==> flow/design.v <==
module memory (
    input  wire        clk,
    input  wire        rst,          
    input  wire        we,           
    input  wire [3:0]  write_addr,   
    input  wire [3:0]  read_addr_1,  
    input  wire [3:0]  read_addr_2,  
    input  wire [15:0] write_data,   
    output wire [15:0] read_data_1,  
    output wire [15:0] read_data_2   
);
    reg [15:0] RAM [0:15];
    integer i;
    assign read_data_1 = RAM[read_addr_1];
    assign read_data_2 = RAM[read_addr_2];
    always @(posedge clk) begin
        if (rst) begin
            for (i = 0; i < 16; i = i + 1) begin
                RAM[i] <= 16'd0;
            end
        end else if (we) begin
            RAM[write_addr] <= write_data;
        end
    end
endmodule
module module_alu (
    input  wire [2:0]  opcode,
    input  wire signed [15:0] operand_a,
    input  wire signed [15:0] operand_b,
    output reg  signed [15:0] result
);
    localparam OP_LOAD  = 3'b000;
    localparam OP_ADD   = 3'b001;
    localparam OP_ADDI  = 3'b010;
    localparam OP_SUB   = 3'b011;
    localparam OP_SUBI  = 3'b100;
    localparam OP_MUL   = 3'b101;
    localparam OP_CLEAR = 3'b110;
    localparam OP_DSPLY = 3'b111; 
    always @(*) begin
        case (opcode)
            OP_LOAD:  result = operand_b;         
            OP_ADD:   result = operand_a + operand_b;
            OP_ADDI:  result = operand_a + operand_b;
            OP_SUB:   result = operand_a - operand_b;
            OP_SUBI:  result = operand_a - operand_b;
            OP_MUL:   result = operand_a * operand_b;
            OP_CLEAR: result = 16'd0;             
            OP_DSPLY: result = operand_a;         
            default:  result = 16'd0;
        endcase
    end
endmodule
module module_mini_cpu (
    input  wire        clk,                                    
    input  wire        rst,
    input  wire        button_power,    
    input  wire        button_send,     
    input  wire [17:0] switches,     
    output reg         system_reset_out,     
    output reg         show_splash_req, 
    output reg         force_blank_req, 
    output reg         lcd_start,
    output reg [2:0]   lcd_opcode,
    output reg [3:0]   lcd_reg_index,
    output reg [15:0]  lcd_value,
    input  wire        lcd_busy
);
    localparam [2:0] OP_LOAD    = 3'b000;
    localparam [2:0] OP_ADD     = 3'b001;
    localparam [2:0] OP_ADDI    = 3'b010;
    localparam [2:0] OP_SUB     = 3'b011;
    localparam [2:0] OP_SUBI    = 3'b100;
    localparam [2:0] OP_MUL     = 3'b101;
    localparam [2:0] OP_CLEAR   = 3'b110;
    localparam [2:0] OP_DISPLAY = 3'b111;
    wire [2:0] op_code      = switches[17:15];
    wire [3:0] reg_dest     = switches[14:11];  
    wire [3:0] reg_source_1 = switches[10:7];   
    wire [3:0] reg_source_2 = switches[6:3];    
    wire [6:0] immediate_raw  = switches[6:0]; 
    wire       immediate_sign = immediate_raw[6];
    wire [5:0] immediate_mag  = immediate_raw[5:0];
    reg  memory_write_enable;
    reg  [15:0] memory_write_data;
    wire [15:0] memory_read_1, memory_read_2;
    reg  [15:0] alu_input_a, alu_input_b;
    wire signed [15:0] alu_result;
    reg clear_instruction_signal; 
    wire memory_reset = system_reset_out || clear_instruction_signal;
    wire [3:0] read_address_1;
    assign read_address_1 = (op_code == OP_DISPLAY) ? reg_dest : reg_source_1;
    wire signed [15:0] immediate_extended;
    assign immediate_extended = (immediate_sign) ? -{10'd0, immediate_mag} : {10'd0, immediate_mag};
    reg btn_send_last, btn_power_last;
    wire send_released  = (btn_send_last == 1'b1 && button_send == 1'b0);
    wire power_released = (btn_power_last == 1'b1 && button_power == 1'b0);
    always @(posedge clk) begin
        btn_send_last  <= button_send;
        btn_power_last <= button_power;
    end
    memory mem_unit (
        .clk(clk), 
        .rst(memory_reset), 
        .we(memory_write_enable), 
        .write_addr(reg_dest), 
        .write_data(memory_write_data),
        .read_addr_1(read_address_1),
        .read_addr_2(reg_source_2),
        .read_data_1(memory_read_1), 
        .read_data_2(memory_read_2)
    );
    module_alu alu_unit (
        .opcode(op_code), 
        .operand_a(alu_input_a), 
        .operand_b(alu_input_b), 
        .result(alu_result)
    );
    localparam STATE_OFF        = 0, 
               STATE_WAIT_BOOT  = 1, 
               STATE_SPLASH     = 2, 
               STATE_IDLE       = 3, 
               STATE_EXECUTE    = 4, 
               STATE_LATCH      = 5, 
               STATE_SHUTDOWN   = 6, 
               STATE_UPDATE_LCD = 7, 
               STATE_WAIT_LCD   = 8;
    reg [3:0] current_state;
    reg [15:0] wait_timer; 
    always @(posedge clk) begin
        clear_instruction_signal <= 0; 
        if (rst) begin
            current_state <= STATE_OFF;
            system_reset_out <= 1;
            memory_write_enable <= 0;
            lcd_start <= 0;
            show_splash_req <= 0;
            force_blank_req <= 0;
            wait_timer <= 0;
        end else
        case (current_state)
            STATE_OFF: begin
                system_reset_out <= 1; 
                memory_write_enable <= 0; 
                lcd_start <= 0; 
                show_splash_req <= 0; 
                force_blank_req <= 0; 
                wait_timer <= 0;
                if (power_released) begin 
                    system_reset_out <= 0; 
                    current_state <= STATE_WAIT_BOOT; 
                end
            end
            STATE_WAIT_BOOT: begin
                if (wait_timer < 1000) begin
                    wait_timer <= wait_timer + 1;
                end else if (!lcd_busy) begin
                    current_state <= STATE_SPLASH;
                end
            end
            STATE_SPLASH: begin 
                show_splash_req <= 1; 
                current_state <= STATE_UPDATE_LCD; 
            end
            STATE_IDLE: begin
                memory_write_enable <= 0; 
                lcd_start <= 0; 
                show_splash_req <= 0; 
                force_blank_req <= 0;
                if (power_released) begin
                    current_state <= STATE_SHUTDOWN;
                end else if (send_released) begin
                    current_state <= STATE_EXECUTE;
                end
            end
            STATE_SHUTDOWN: begin 
                force_blank_req <= 1; 
                current_state <= STATE_UPDATE_LCD; 
            end
            STATE_EXECUTE: begin
                case (op_code)
                    OP_LOAD: begin 
                        alu_input_a <= 0; 
                        alu_input_b <= immediate_extended; 
                    end 
                    OP_ADD, OP_SUB: begin 
                        alu_input_a <= memory_read_1; 
                        alu_input_b <= memory_read_2; 
                    end 
                    OP_ADDI, OP_SUBI, OP_MUL: begin 
                        alu_input_a <= memory_read_1; 
                        alu_input_b <= immediate_extended; 
                    end 
                    OP_CLEAR: begin 
                        alu_input_a <= 0; 
                        alu_input_b <= 0; 
                        clear_instruction_signal <= 1; 
                    end 
                    OP_DISPLAY: begin 
                        alu_input_a <= memory_read_1; 
                        alu_input_b <= 0; 
                    end 
                    default: begin alu_input_a <= 0; alu_input_b <= 0; end
                endcase
                current_state <= STATE_LATCH;
            end
            STATE_LATCH: begin
                if (op_code != OP_DISPLAY && op_code != OP_CLEAR) begin 
                    memory_write_enable <= 1; 
                    memory_write_data <= alu_result;
                end
                lcd_opcode <= op_code; 
                lcd_reg_index <= reg_dest; 
                lcd_value <= alu_result;
                current_state <= STATE_UPDATE_LCD;
            end
            STATE_UPDATE_LCD: begin 
                memory_write_enable <= 0; 
                lcd_start <= 1; 
                wait_timer <= 0; 
                current_state <= STATE_WAIT_LCD; 
            end
            STATE_WAIT_LCD: begin
                lcd_start <= 0; 
                if (wait_timer < 15) begin
                    wait_timer <= wait_timer + 1;
                end else if (!lcd_busy) begin
                    if (force_blank_req) current_state <= STATE_OFF;
                    else current_state <= STATE_IDLE;
                end
            end
        endcase
    end
endmodule
module lcd_init_hd44780 (
    input  wire        clk,
    input  wire        rst,
    input  wire        start,
    output reg         done,
    output reg  [7:0]  lcd_data,
    output reg         lcd_rs,
    output reg         lcd_rw,
    output reg         lcd_e
);
    localparam [7:0] CMD_FUNCTION_SET  = 8'h38;
    localparam [7:0] CMD_DISPLAY_ON    = 8'h0C;
    localparam [7:0] CMD_DISPLAY_CLEAR = 8'h01;
    localparam [7:0] CMD_ENTRY_MODE    = 8'h06;
    localparam integer NUM_CMDS = 4;
    localparam [31:0] DELAY_POWER_ON  = 32'd750_000;
    localparam [31:0] DELAY_STD_CMD   = 32'd2_000;
    localparam [31:0] DELAY_CLEAR_CMD = 32'd90_000;
    localparam [31:0] DELAY_PULSE_E   = 32'd50;
    localparam [2:0] S_IDLE=0, S_POWER_WAIT=1, S_SETUP=2, S_PULSE=3, S_WAIT=4, S_DONE=5;
    reg [2:0]  state, next_state;
    reg [31:0] delay_cnt, next_delay_cnt;
    reg [2:0]  cmd_idx, next_cmd_idx;
    reg [7:0] current_cmd;
    function [7:0] command_rom;
        input [2:0] idx;
        case (idx)
            3'd0: command_rom = CMD_FUNCTION_SET;
            3'd1: command_rom = CMD_DISPLAY_ON;
            3'd2: command_rom = CMD_DISPLAY_CLEAR;
            default: command_rom = CMD_ENTRY_MODE;
        endcase
    endfunction
    function [31:0] cmd_delay_rom;
        input [2:0] idx;
        case (idx)
            3'd2: cmd_delay_rom = DELAY_CLEAR_CMD;
            default: cmd_delay_rom = DELAY_STD_CMD;
        endcase
    endfunction
    always @(posedge clk or posedge rst) begin
        if (rst) begin
            state <= S_IDLE; delay_cnt <= 0; cmd_idx <= 0;
        end else begin
            state <= next_state; delay_cnt <= next_delay_cnt; cmd_idx <= next_cmd_idx;
        end
    end
    always @(*) begin
        next_state = state; next_delay_cnt = delay_cnt; next_cmd_idx = cmd_idx;
        case (state)
            S_IDLE: if (start) begin next_state = S_POWER_WAIT; next_delay_cnt = DELAY_POWER_ON; next_cmd_idx = 0; end
            S_POWER_WAIT: if (delay_cnt > 0) next_delay_cnt = delay_cnt - 1; else next_state = S_SETUP;
            S_SETUP: if (cmd_idx < NUM_CMDS) begin next_state = S_PULSE; next_delay_cnt = DELAY_PULSE_E; end else next_state = S_DONE;
            S_PULSE: if (delay_cnt > 0) next_delay_cnt = delay_cnt - 1; else begin next_state = S_WAIT; next_delay_cnt = cmd_delay_rom(cmd_idx); end
            S_WAIT: if (delay_cnt > 0) next_delay_cnt = delay_cnt - 1; else begin next_cmd_idx = cmd_idx + 1; next_state = S_SETUP; end
            S_DONE: next_state = S_DONE;
            default: next_state = S_IDLE;
        endcase
    end
    always @(*) begin
        lcd_data = 0; lcd_rs = 0; lcd_rw = 0; lcd_e = 0; done = 0;
        current_cmd = (cmd_idx < NUM_CMDS) ? command_rom(cmd_idx) : 8'h00;
        case (state)
            S_SETUP: begin lcd_data = current_cmd; end
            S_PULSE: begin lcd_data = current_cmd; lcd_e = 1; end
            S_WAIT:  begin lcd_data = current_cmd; end
            S_DONE:  begin done = 1; end
        endcase
    end
endmodule
module lcd_controller (
    input  wire        clk,
    input  wire        rst,
    input  wire        start_update,    
    input  wire        mode_splash,    
    input  wire        mode_blank,     
    input  wire [2:0]  instruction_opcode,     
    input  wire [3:0]  register_index,    
    input  wire signed [15:0] register_value, 
    output reg         busy_flag,          
    output wire [7:0] lcd_data,
    output wire       lcd_rs,
    output wire       lcd_rw,
    output wire       lcd_e
);
    wire init_done;
    reg  trigger_init;
    wire [7:0] init_data_bus;
    wire init_rs, init_rw, init_e;
    lcd_init_hd44780 lcd_init_inst (
        .clk(clk), .rst(rst), .start(trigger_init), .done(init_done),
        .lcd_data(init_data_bus), .lcd_rs(init_rs), .lcd_rw(init_rw), .lcd_e(init_e)
    );
    reg [7:0] write_data_bus;
    reg write_rs, write_e;
    assign lcd_data = (init_done) ? write_data_bus : init_data_bus;
    assign lcd_rs   = (init_done) ? write_rs       : init_rs;
    assign lcd_rw   = 1'b0;  
    assign lcd_e    = (init_done) ? write_e        : init_e;
    reg [7:0] lcd_buffer [0:31];  
    reg [15:0] absolute_value;
    reg [3:0]  digit_thou, digit_hund, digit_tens, digit_ones, digit_ten_thou; 
    integer i;
    function [39:0] get_opcode_string; 
        input [2:0] op;
        case(op)
            3'b000: get_opcode_string = "LOAD ";
            3'b001: get_opcode_string = "ADD  ";
            3'b010: get_opcode_string = "ADDI ";
            3'b011: get_opcode_string = "SUB  ";
            3'b100: get_opcode_string = "SUBI ";
            3'b101: get_opcode_string = "MUL  ";
            3'b110: get_opcode_string = "CLEAR"; 
            3'b111: get_opcode_string = "DPL  "; 
            default: get_opcode_string = "UNK  ";
        endcase
    endfunction
    reg [39:0] current_op_str;
    localparam S_IDLE        = 0, 
               S_FORMAT_TEXT = 1, 
               S_CMD_CLEAR   = 2, S_WAIT_CLEAR   = 3, 
               S_WRITE_LINE1 = 4, 
               S_CMD_NEWLINE = 5, S_WAIT_NEWLINE = 6, 
               S_WRITE_LINE2 = 7, 
               S_PULSE_EN    = 8; 
    reg [3:0] state;
    reg [3:0] return_state; 
    reg [31:0] delay_counter;
    reg [5:0] char_pointer;
    localparam DELAY_PULSE = 32'd50;     
    localparam DELAY_CHAR  = 32'd2500;   
    localparam DELAY_CMD   = 32'd80000;  
    always @(posedge clk or posedge rst) begin
        if (rst) begin
            state <= S_IDLE;
            trigger_init <= 0;
            busy_flag <= 1;
            write_e <= 0;
            write_rs <= 0;
            write_data_bus <= 8'h00;
            char_pointer <= 0;
        end else begin
            if (!trigger_init && !init_done) trigger_init <= 1;
            case (state)
                S_IDLE: begin
                    write_e <= 0;
                    if (init_done) begin
                        busy_flag <= 0;
                        if (start_update) begin
                            busy_flag <= 1;
                            state <= S_FORMAT_TEXT;
                        end
                    end
                end
                S_FORMAT_TEXT: begin
                    if (mode_blank) begin
                        for(i=0; i<32; i=i+1) lcd_buffer[i] = " "; 
                    end
                    else if (mode_splash) begin
                        lcd_buffer[0] = "-"; lcd_buffer[1] = "-"; 
                        lcd_buffer[2] = "-"; lcd_buffer[3] = "-";
                        for(i=4; i<10; i=i+1) lcd_buffer[i] = " ";
                        lcd_buffer[10] = "[";
                        lcd_buffer[11] = "0"; lcd_buffer[12] = "0";
                        lcd_buffer[13] = "0"; lcd_buffer[14] = "0";
                        lcd_buffer[15] = "]";
                        for(i=16; i<26; i=i+1) lcd_buffer[i] = " "; 
                        lcd_buffer[26] = "+";
                        for(i=27; i<32; i=i+1) lcd_buffer[i] = "0";
                    end 
                    else if (instruction_opcode == 3'b110) begin 
                        current_op_str = get_opcode_string(instruction_opcode); 
                        {lcd_buffer[0], lcd_buffer[1], lcd_buffer[2], lcd_buffer[3], lcd_buffer[4]} = current_op_str;
                        for(i=5; i<32; i=i+1) lcd_buffer[i] = " ";
                    end
                    else begin 
                        current_op_str = get_opcode_string(instruction_opcode);
                        {lcd_buffer[0], lcd_buffer[1], lcd_buffer[2], lcd_buffer[3], lcd_buffer[4]} = current_op_str;
                        for(i=5; i<10; i=i+1) lcd_buffer[i] = " ";
                        lcd_buffer[10] = "[";
                        lcd_buffer[11] = (register_index[3]) ? "1" : "0";
                        lcd_buffer[12] = (register_index[2]) ? "1" : "0";
                        lcd_buffer[13] = (register_index[1]) ? "1" : "0";
                        lcd_buffer[14] = (register_index[0]) ? "1" : "0";
                        lcd_buffer[15] = "]";
                        for(i=16; i<26; i=i+1) lcd_buffer[i] = " ";
                        if (register_value[15] == 1'b1) begin
                            lcd_buffer[26] = "-"; absolute_value = -register_value;
                        end else begin
                            lcd_buffer[26] = "+"; absolute_value = register_value;
                        end
                        digit_ten_thou = (absolute_value/10000)%10; 
                        digit_thou     = (absolute_value/1000)%10;
                        digit_hund     = (absolute_value/100)%10; 
                        digit_tens     = (absolute_value/10)%10; 
                        digit_ones     = absolute_value%10;
                        lcd_buffer[27] = {4'b0011, digit_ten_thou}; 
                        lcd_buffer[28] = {4'b0011, digit_thou};
                        lcd_buffer[29] = {4'b0011, digit_hund}; 
                        lcd_buffer[30] = {4'b0011, digit_tens};
                        lcd_buffer[31] = {4'b0011, digit_ones};
                    end
                    state <= S_CMD_CLEAR;
                end
                S_CMD_CLEAR: begin 
                    write_rs <= 0; write_data_bus <= 8'h01; write_e <= 1;
                    delay_counter <= DELAY_PULSE; state <= S_WAIT_CLEAR; 
                end
                S_WAIT_CLEAR: begin 
                    if (delay_counter > 0) begin delay_counter <= delay_counter - 1; if(delay_counter==DELAY_PULSE/2) write_e<=0; end 
                    else begin delay_counter <= DELAY_CMD; char_pointer <= 0; state <= S_WRITE_LINE1; end 
                end
                S_WRITE_LINE1: begin 
                    if (delay_counter > 0) delay_counter <= delay_counter - 1; 
                    else begin 
                        if (char_pointer < 16) begin 
                            write_rs <= 1; write_data_bus <= lcd_buffer[char_pointer];
                            write_e <= 1; delay_counter <= DELAY_CHAR; 
                            char_pointer <= char_pointer + 1; 
                            return_state <= S_WRITE_LINE1; state <= S_PULSE_EN; 
                        end else state <= S_CMD_NEWLINE; 
                    end 
                end
                S_CMD_NEWLINE: begin 
                    write_rs <= 0; write_data_bus <= 8'hC0; write_e <= 1;
                    delay_counter <= DELAY_PULSE; state <= S_WAIT_NEWLINE; 
                end
                S_WAIT_NEWLINE: begin 
                    if (delay_counter > 0) begin delay_counter <= delay_counter - 1; if(delay_counter==DELAY_PULSE/2) write_e<=0; end 
                    else begin delay_counter <= DELAY_CHAR; state <= S_WRITE_LINE2; end 
                end
                S_WRITE_LINE2: begin 
                    if (delay_counter > 0) delay_counter <= delay_counter - 1; 
                    else begin 
                        if (char_pointer < 32) begin 
                            write_rs <= 1; write_data_bus <= lcd_buffer[char_pointer];
                            write_e <= 1; delay_counter <= DELAY_CHAR; 
                            char_pointer <= char_pointer + 1; 
                            return_state <= S_WRITE_LINE2; state <= S_PULSE_EN; 
                        end else state <= S_IDLE; 
                    end 
                end
                S_PULSE_EN: begin 
                    if (delay_counter > 0) begin 
                        delay_counter <= delay_counter - 1; 
                        if(delay_counter == DELAY_PULSE/2) write_e <= 0; 
                    end else begin 
                        delay_counter <= DELAY_CHAR; state <= return_state; 
                    end 
                end
            endcase
        end
    end
endmodule
module DE2_115_Project_Top (
    input  wire        CLOCK_50,
    input  wire        RST,       
    input  wire [3:0]  KEY,       
    input  wire [17:0] SW,        
    output wire [7:0]  LCD_DATA,
    output wire        LCD_RS,
    output wire        LCD_RW,
    output wire        LCD_EN,
    output wire        LCD_ON,   
    output wire        LCD_BLON
);
    assign LCD_ON   = 1'b1;
    assign LCD_BLON = 1'b1;
    wire        cpu_lcd_start;
    wire [2:0]  cpu_lcd_opcode;
    wire [3:0]  cpu_lcd_reg_idx;
    wire [15:0] cpu_lcd_value;
    wire        lcd_is_busy;
    wire system_reset;          
    wire is_splash_screen;  
    wire is_shutdown_screen;  
    wire button_power = !KEY[0];
    wire button_send  = !KEY[1];
    module_mini_cpu cpu (
        .clk(CLOCK_50),
        .rst(RST),
        .button_power(button_power),
        .button_send(button_send),
        .switches(SW),
        .system_reset_out(system_reset),
        .show_splash_req(is_splash_screen),
        .force_blank_req(is_shutdown_screen),
        .lcd_start(cpu_lcd_start),
        .lcd_opcode(cpu_lcd_opcode),
        .lcd_reg_index(cpu_lcd_reg_idx),
        .lcd_value(cpu_lcd_value),
        .lcd_busy(lcd_is_busy)
    );
    lcd_controller display_ctrl (
        .clk(CLOCK_50),
        .rst(system_reset),         
        .start_update(cpu_lcd_start),
        .mode_splash(is_splash_screen),
        .mode_blank(is_shutdown_screen),
        .instruction_opcode(cpu_lcd_opcode),
        .register_index(cpu_lcd_reg_idx),
        .register_value(cpu_lcd_value),
        .busy_flag(lcd_is_busy),
        .lcd_data(LCD_DATA),
        .lcd_rs(LCD_RS),
        .lcd_rw(LCD_RW),
        .lcd_e(LCD_EN)
    );
endmodule
# From RTL to reports: DE2_115_Project_Top
# Each step is given for the RTL above and for the edited RTL.
# Lines under "orig" count in the file above, lines under "edited" in the edited file.
# "diff": "edited" minus "orig" as printed here. "change_rel_pct": 100 x difference / "orig".
# Operators: Yosys type, input widths -> output width; for muxes data width and select width s.
# Cell names lack the library's common part.
inputs:
  top: "DE2_115_Project_Top"
  clk_port: "CLOCK_50"
  lib: "sky130hd"
  lib_corner: "tt_025C_1v80"

# Diff
# The edit as a unified diff against the file above.
# A script made this edit; it was not meant as an optimisation.
# begin of diff
@@ -90,5 +90,5 @@
     wire memory_reset = system_reset_out || clear_instruction_signal;
     wire [3:0] read_address_1;
-    assign read_address_1 = (op_code == OP_DISPLAY) ? reg_dest : reg_source_1;
+    assign read_address_1 = (op_code >= OP_DISPLAY) ? reg_dest : reg_source_1;
     wire signed [15:0] immediate_extended;
     assign immediate_extended = (immediate_sign) ? -{10'd0, immediate_mag} : {10'd0, immediate_mag};
# end of diff

# Elaborated design
# Source: Yosys, flattened and elaborated. Widths are those after wreduce. Print and check cells do not count.
# Memory sizes are those after Yosys's memory passes, which may raise the word count (mostly to a power of two), join words into wider ones and drop unused or constant bits.
word_totals:
  columns: ["item", "orig", "edited", "diff", "change_rel_pct"]
  rows:
  - ["ff_bits", 331, 331, 0, 0.00]
  - ["mem_bits_rw", 256, 256, 0, 0.00]
  - ["rom_bits", 368, 368, 0, 0.00]
  - ["memories", 3, 3, 0, 0.00]
  - ["out_inout_bits", 13, 13, 0, 0.00]
classes:
  columns: ["item", "orig", "edited", "diff", "change_rel_pct"]
  rows:
  - ["addsub", 9, 9, 0, 0.00]
  - ["n_mul", 1, 1, 0, 0.00]
  - ["div", 9, 9, 0, 0.00]
  - ["n_cmp", 7, 8, 1, 14.29]
  - ["equal", 93, 93, 0, 0.00]
  - ["n_mux", 141, 141, 0, 0.00]
  - ["n_logic", 3, 3, 0, 0.00]
  - ["reduce_and_logical", 69, 69, 0, 0.00]
op_table:
  columns: ["cell", "orig", "edited", "diff"]
  rows:
  - ["$ge 3x3->1 const B", 0, 1, 1]
# Unchanged operator kinds not shown: 91.

# Longest topological paths
# Depth = most cells in a row (Yosys ltp): at word level without a register or memory, in the mapped netlist without a sequential cell, where the memories' decode and read muxes count.
logic_depth:
  columns: ["item", "orig", "edited", "diff", "change_rel_pct"]
  rows:
  - ["ltp_word", 10, 10, 0, 0.00]
  - ["ABC_AREA", "0", "0", null, null]
  - ["mapped_depth", 40, 36, -4, -10.00]
  - ["depth_no_buf", 34, 34, 0, 0.00]

# Netlist
# Source: synth_stat.txt of the flow (Yosys; design flattened, memories mapped). It holds for the ABC_AREA given above (unset counts as 0); a run with the other value may have another netlist.
types:
  columns: ["cell", "orig", "edited", "diff", "change_rel_pct"]
  rows:
  - ["nand2_1", 266, 445, 179, 67.29]
  - ["a211oi_1", 45, 117, 72, 160.00]
  - ["mux4_2", 143, 79, -64, -44.76]
  - ["and2_1", 345, 407, 62, 17.97]
  - ["a31oi_1", 28, 72, 44, 157.14]
  - ["clkbuf_1", 171, 211, 40, 23.39]
  - ["a311oi_1", 10, 41, 31, 310.00]
  - ["a21oi_1", 149, 178, 29, 19.46]
  - ["xnor2_1", 114, 92, -22, -19.30]
  - ["mux2i_1", 53, 31, -22, -41.51]
  - ["o21ai_0", 180, 159, -21, -11.67]
  - ["nor4_1", 28, 48, 20, 71.43]
  - ["o21ai_1", 19, 3, -16, -84.21]
  - ["o31ai_1", 15, 30, 15, 100.00]
  - ["nor2b_1", 38, 26, -12, -31.58]
  - ["nand3_1", 47, 58, 11, 23.40]
  - ["a32oi_1", 18, 7, -11, -61.11]
  - ["a221oi_1", 9, 20, 11, 122.22]
# Unchanged cell types not shown: 21.
# Not every row of either side is listed.
mapped:
  columns: ["item", "orig", "edited", "diff", "change_rel_pct"]
  rows:
  - ["cells", 3513, 3862, 349, 9.93]
  - ["mapped_area_mm2", 0.0367027, 0.0372895, 0.0005868, 1.60]
  - ["seq_area_mm2", 0.0148517, 0.0148517, 0.0000000, 0.00]
  - ["flip_flops", 522, 522, 0, 0.00]
# By module: a second synthesis without flattening, with its own total; a netlist apart from the flattened one above.
hier_totals:
  columns: ["item", "orig", "edited", "diff", "change_rel_pct"]
  rows:
  - ["hier_cells", 3771, 3750, -21, -0.56]
  - ["area_unflattened_mm2", 0.0380703, 0.0379526, -0.0001177, -0.31]
# Each row is one instance without its submodules.
modules_orig:
  columns: ["mod", "instances", "cells", "area_mm2", "seq_area_mm2"]
  rows:
  - ["memory", 1, 859, 0.0134141, 0.0076874]
  - ["lcd_controller", 1, 1536, 0.0120503, 0.0029841]
  - ["module_alu", 1, 767, 0.005783, 0]
  - ["module_mini_cpu", 1, 315, 0.0041352, 0.0027927]
  - ["lcd_init_hd44780", 1, 289, 0.0026613, 0.0010272]
  - ["DE2_115_Project_Top", 1, 5, 0.0000263, 0]
modules_edited:
  columns: ["mod", "instances", "cells", "area_mm2", "seq_area_mm2"]
  rows:
  - ["memory", 1, 859, 0.0134141, 0.0076874]
  - ["lcd_controller", 1, 1536, 0.0120503, 0.0029841]
  - ["module_alu", 1, 767, 0.0058093, 0]
  - ["module_mini_cpu", 1, 294, 0.0039913, 0.0027927]
  - ["lcd_init_hd44780", 1, 289, 0.0026613, 0.0010272]
  - ["DE2_115_Project_Top", 1, 5, 0.0000263, 0]

# Timing after synthesis
# Path of least setup slack by OpenSTA after synthesis, without wires, with an ideal clock, recovery checks aside; 20% of the period is set as input and as output delay. Where synthesis merged equal registers, the netlist keeps one of their names.
synth_timing:
  columns: ["item", "orig", "edited", "diff", "change_rel_pct"]
  rows:
  - ["path_kind", "in2reg", "in2reg", null, null]
  - ["startpoint", "input SW[16]", "input SW[17]", null, null]
  - ["endpoint", "register cpu.lcd_value[15]", "register cpu.lcd_value[15]", null, null]
  - ["tclk_ns", 20.0, 20.0, 0.0, 0.00]
  - ["in_delay_ns", 4.000, 4.000, 0.000, 0.00]
  - ["setup_time_ns", 0.275, 0.270, -0.005, null]
  - ["launch_ns", 4.000, 4.000, 0.000, 0.00]
  - ["t_arrival_ns", 8.072, 8.260, 0.188, 2.33]
  - ["t_required_ns", 19.725, 19.730, 0.005, 0.03]
  - ["slack_ns", 11.652, 11.471, -0.181, null]
  - ["path_delay_ns", 4.347, 4.530, 0.183, 4.21]
  - ["stages", 27, 28, 1, 3.70]
  - ["path_buffers", 1, 3, 2, 200.00]
  - ["synth_period_reached_ns", 8.348, 8.529, 0.181, 2.17]
# "path_delay_ns" = arrival - input delay + setup time.
# "stages": output pins that drive a net of the path, with the launching flip-flop's if there is one; two outputs of one cell count as two.
# "synth_period_reached_ns" is the clock period less the worst setup slack; recovery checks do not enter. This is arithmetic on one report: input and output delays are still those of the set period (20% each).
# The rows between start and end are the longest chain of elaborated cells between them; the timing report does not say that the signal goes this way. Where chains are equally long, one stands for them.
# Each line given opens the expression or statement behind the cell; cells for indexed reads and writes are added by Yosys, which also makes memories of some case tables.
synth_via_orig:
  path_cell_list: "clkbuf_1 > nor2_1 > nand2_1 > o21a_1 > o21ai_0 > inv_1 > ha_1 > nor2b_1 > o21ai_0 > nand2b_1 > a21o_1 > a21o_1 > a21o_1 > a21o_1 > a21o_1 > a21o_1 > a21o_1 > a21o_1 > a21oi_1 > nor2b_1 > o21ai_0 > nand2b_1 > a21oi_1 > xnor2_1 > o21ai_0 > nand2_1 > o21ai_0"
  elab_chain_cells: 3
  cone_cells: 11
  cone_classes: "eq/ne: 7; mux: 1; reduce/logical: 3"
synth_lines_orig:
  columns: ["item", "line_no", "source"]
  rows:
  - ["from (decl)", 493, "input  wire [17:0] SW,"]
  - ["$eq 3x2->1", 41, "case (opcode)"]
  - ["$reduce_or 2->1", null, null]
  - ["$pmux 16 s6", 41, null]
  - ["to (assign)", 214, "lcd_value <= alu_result;"]
  - ["to (decl)", 66, "output reg [15:0]  lcd_value,"]
synth_via_edited:
  path_cell_list: "clkbuf_1 > nor2b_1 > clkbuf_1 > a21oi_1 > clkbuf_1 > a21o_1 > inv_1 > ha_1 > nor2b_1 > o21ai_0 > nand2b_1 > a21o_1 > a21o_1 > a21o_1 > a21o_1 > a21o_1 > a21oi_1 > nor2b_1 > o21ai_0 > nand2b_1 > a21o_1 > a21o_1 > a21o_1 > a21oi_1 > xnor2_1 > o21ai_0 > a21oi_1 > o21ai_0"
  elab_chain_cells: 3
  cone_cells: 11
  cone_classes: "eq/ne: 7; mux: 1; reduce/logical: 3"
synth_lines_edited:
  columns: ["item", "line_no", "source"]
  rows:
  - ["from (decl)", 493, "input  wire [17:0] SW,"]
  - ["$eq 3x2->1", 41, "case (opcode)"]
  - ["$reduce_or 2->1", null, null]
  - ["$pmux 16 s6", 41, null]
  - ["to (assign)", 214, "lcd_value <= alu_result;"]
  - ["to (decl)", 66, "output reg [15:0]  lcd_value,"]

# Worst path after layout
# Path of least setup slack in the final report of each run of pair 1 (OpenROAD, finished layout, wires in). Where an end is a register, its clock arrival counts in the times.
layout_timing:
  columns: ["item", "orig", "edited", "diff", "change_rel_pct"]
  rows:
  - ["path_kind", "reg2reg", "reg2reg", null, null]
  - ["startpoint", "register cpu.lcd_value[0]", "register cpu.lcd_value[5]", null, null]
  - ["endpoint", "register display_ctrl.lcd_buffer[31][2]", "register display_ctrl.lcd_buffer[30][3]", null, null]
  - ["tclk_ns", 10.3, 10.3, 0.0, 0.00]
  - ["setup_time_ns", 0.15, 0.25, 0.10, null]
  - ["launch_ns", 0.60, 0.62, 0.02, 3.33]
  - ["t_arrival_ns", 10.02, 9.80, -0.22, -2.20]
  - ["t_required_ns", 10.75, 10.66, -0.09, -0.84]
  - ["slack_ns", 0.72, 0.86, 0.14, null]
  - ["stages", 34, 30, -4, -11.76]
  - ["path_buffers", 0, 0, 0, null]
# The rows between start and end are the longest chain of elaborated cells between them; the timing report does not say that the signal goes this way. Where chains are equally long, one stands for them.
# At most two assigning lines are given for a register; there are more.
layout_via_orig:
  path_cell_list: "edfxtp_1 > inv_1 > ha_1 > or3b_2 > o41a_4 > xnor2_2 > nand2_1 > ha_1 > nor2b_1 > nor4_4 > a311oi_1 > o221ai_1 > o211a_1 > a211oi_1 > a21oi_2 > a21oi_2 > or3_1 > a221oi_2 > o22a_1 > a21oi_1 > o21ai_1 > o211ai_1 > mux2i_1 > a21oi_1 > and3_1 > xnor2_1 > ha_1 > o2111ai_1 > a221oi_2 > nor2_2 > xnor2_1 > ha_1 > mux2_1 > nor2_1"
  elab_chain_cells: 7
  cone_cells: 7
  cone_lines: 7
  cone_classes: "add/sub: 1; div: 1; mux: 5"
layout_lines_orig:
  columns: ["item", "line_no", "source"]
  rows:
  - ["from (decl)", 66, "output reg [15:0]  lcd_value,"]
  - ["from (assign)", 214, "lcd_value <= alu_result;"]
  - ["$neg 16->16", 422, "lcd_buffer[26] = \"-\"; absolute_value = -register_value;"]
  - ["$mux 16", 421, "if (register_value[15] == 1'b1) begin"]
  - ["$mux 16", 405, "else if (instruction_opcode == 3'b110) begin"]
  - ["$mux 16", 393, "else if (mode_splash) begin"]
  - ["$mux 16", 390, "if (mode_blank) begin"]
  - ["$mux 16", 378, "case (state)"]
  - ["$mod 16x4->32", 430, "digit_ones     = absolute_value%10;"]
  - ["to (assign)", 408, "for(i=5; i<32; i=i+1) lcd_buffer[i] = \" \";"]
  - ["to (assign)", 435, "lcd_buffer[31] = {4'b0011, digit_ones};"]
  - ["to (decl)", 334, "reg [7:0] lcd_buffer [0:31];"]
layout_via_edited:
  path_cell_list: "edfxtp_1 > or4_1 > nor4_1 > o211a_1 > nand2_1 > ha_1 > nor3b_1 > nor3_1 > a22oi_1 > nor2_1 > nor4_2 > o41ai_4 > nor2_1 > a22o_2 > a211oi_2 > xor2_1 > or3_1 > and2_1 > a31oi_1 > o21ai_2 > nor4_1 > o31a_1 > nand2_1 > and3_1 > o41ai_2 > nand2_1 > ha_1 > inv_1 > nand2_1 > o211a_1"
  elab_chain_cells: 8
  cone_cells: 8
  cone_lines: 7
  cone_classes: "add/sub: 1; div: 2; mux: 5"
layout_lines_edited:
  columns: ["item", "line_no", "source"]
  rows:
  - ["from (decl)", 66, "output reg [15:0]  lcd_value,"]
  - ["from (assign)", 214, "lcd_value <= alu_result;"]
  - ["$neg 16->16", 422, "lcd_buffer[26] = \"-\"; absolute_value = -register_value;"]
  - ["$mux 16", 421, "if (register_value[15] == 1'b1) begin"]
  - ["$mux 16", 405, "else if (instruction_opcode == 3'b110) begin"]
  - ["$mux 16", 393, "else if (mode_splash) begin"]
  - ["$mux 16", 390, "if (mode_blank) begin"]
  - ["$mux 16", 378, "case (state)"]
  - ["$div 16x4->32", 429, "digit_tens     = (absolute_value/10)%10;"]
  - ["$mod 32x4->32", 429, null]
  - ["to (assign)", 408, "for(i=5; i<32; i=i+1) lcd_buffer[i] = \" \";"]
  - ["to (assign)", 434, "lcd_buffer[30] = {4'b0011, digit_tens};"]
  - ["to (decl)", 334, "reg [7:0] lcd_buffer [0:31];"]

# Layout results
# Both versions went through the flow (Yosys, OpenROAD) with the same settings in each pair. Constraints: input delay and output delay 20% of the set period each, output load 0.01 pF.
settings_pair_1:
  CORE_UTILIZATION: 40
  period_ns: 10.3
  CAP_MARGIN: 20
  CORE_MARGIN: 2
  SLEW_MARGIN: 20
measured_pair_1:
  columns: ["item", "orig", "edited", "diff", "change_rel_pct"]
  rows:
  - ["synth_chip_area_mm2", 0.0367027, 0.0372895, 0.0005868, 1.60]
  - ["design.die.area_mm2", 0.0941968, 0.095682, 0.0014852, 1.58]
  - ["post_route_stdcell_area_mm2", 0.0402198, 0.0405539, 0.0003341, 0.83]
  - ["finalUtil_pct", 44.1, 44.0, -0.1, null]
  - ["setup_worst_slack_ns", 0.725, 0.860, 0.135, null]
  - ["tns_setup_ns", 0.000, 0.000, 0.000, null]
  - ["fin_hold_ws_ns", 0.475, 0.467, -0.008, null]
  - ["fin_power_mw", 4.661, 4.576, -0.085, -1.82]
  - ["timing.achieved_period_ns", 9.575, 9.440, -0.135, -1.41]
settings_pair_2:
  CAP_MARGIN: 25
  CELL_PAD_IN_SITES_GLOBAL_PLACEMENT: 0
  CORE_MARGIN: 9
  CORE_UTILIZATION: 50
  GPL_TIMING_DRIVEN: 1
  HOLD_SLACK_MARGIN: 0.17
  MAX_ROUTING_LAYER: "met4"
  PLACE_DENSITY_LB_ADDON: 0.2
  SETUP_SLACK_MARGIN: 1.65
  TNS_END_PERCENT: 60
  period_ns: 6.87
  SLEW_MARGIN: 20
measured_pair_2:
  columns: ["item", "orig", "edited", "diff", "change_rel_pct"]
  rows:
  - ["synth_chip_area_mm2", 0.0367027, 0.0372895, 0.0005868, 1.60]
  - ["design.die.area_mm2", 0.0834834, 0.0847334, 0.0012500, 1.50]
  - ["post_route_stdcell_area_mm2", 0.0444739, 0.0455362, 0.0010623, 2.39]
  - ["finalUtil_pct", 61.7, 62.0, 0.3, null]
  - ["setup_worst_slack_ns", -0.897, -0.853, 0.044, null]
  - ["tns_setup_ns", -8.678, -8.526, 0.152, null]
  - ["fin_hold_ws_ns", 0.455, 0.470, 0.015, null]
  - ["fin_power_mw", 6.842, 7.039, 0.197, 2.88]
  - ["timing.achieved_period_ns", 7.767, 7.723, -0.044, -0.57]
# By "timing.achieved_period_ns" is meant the clock period of the run minus its worst setup slack. This is arithmetic on one report: input and output delays are still those of the set period (20% each).
# "fin_power_mw": no workload was simulated; the value follows from the tool's default switching activity.
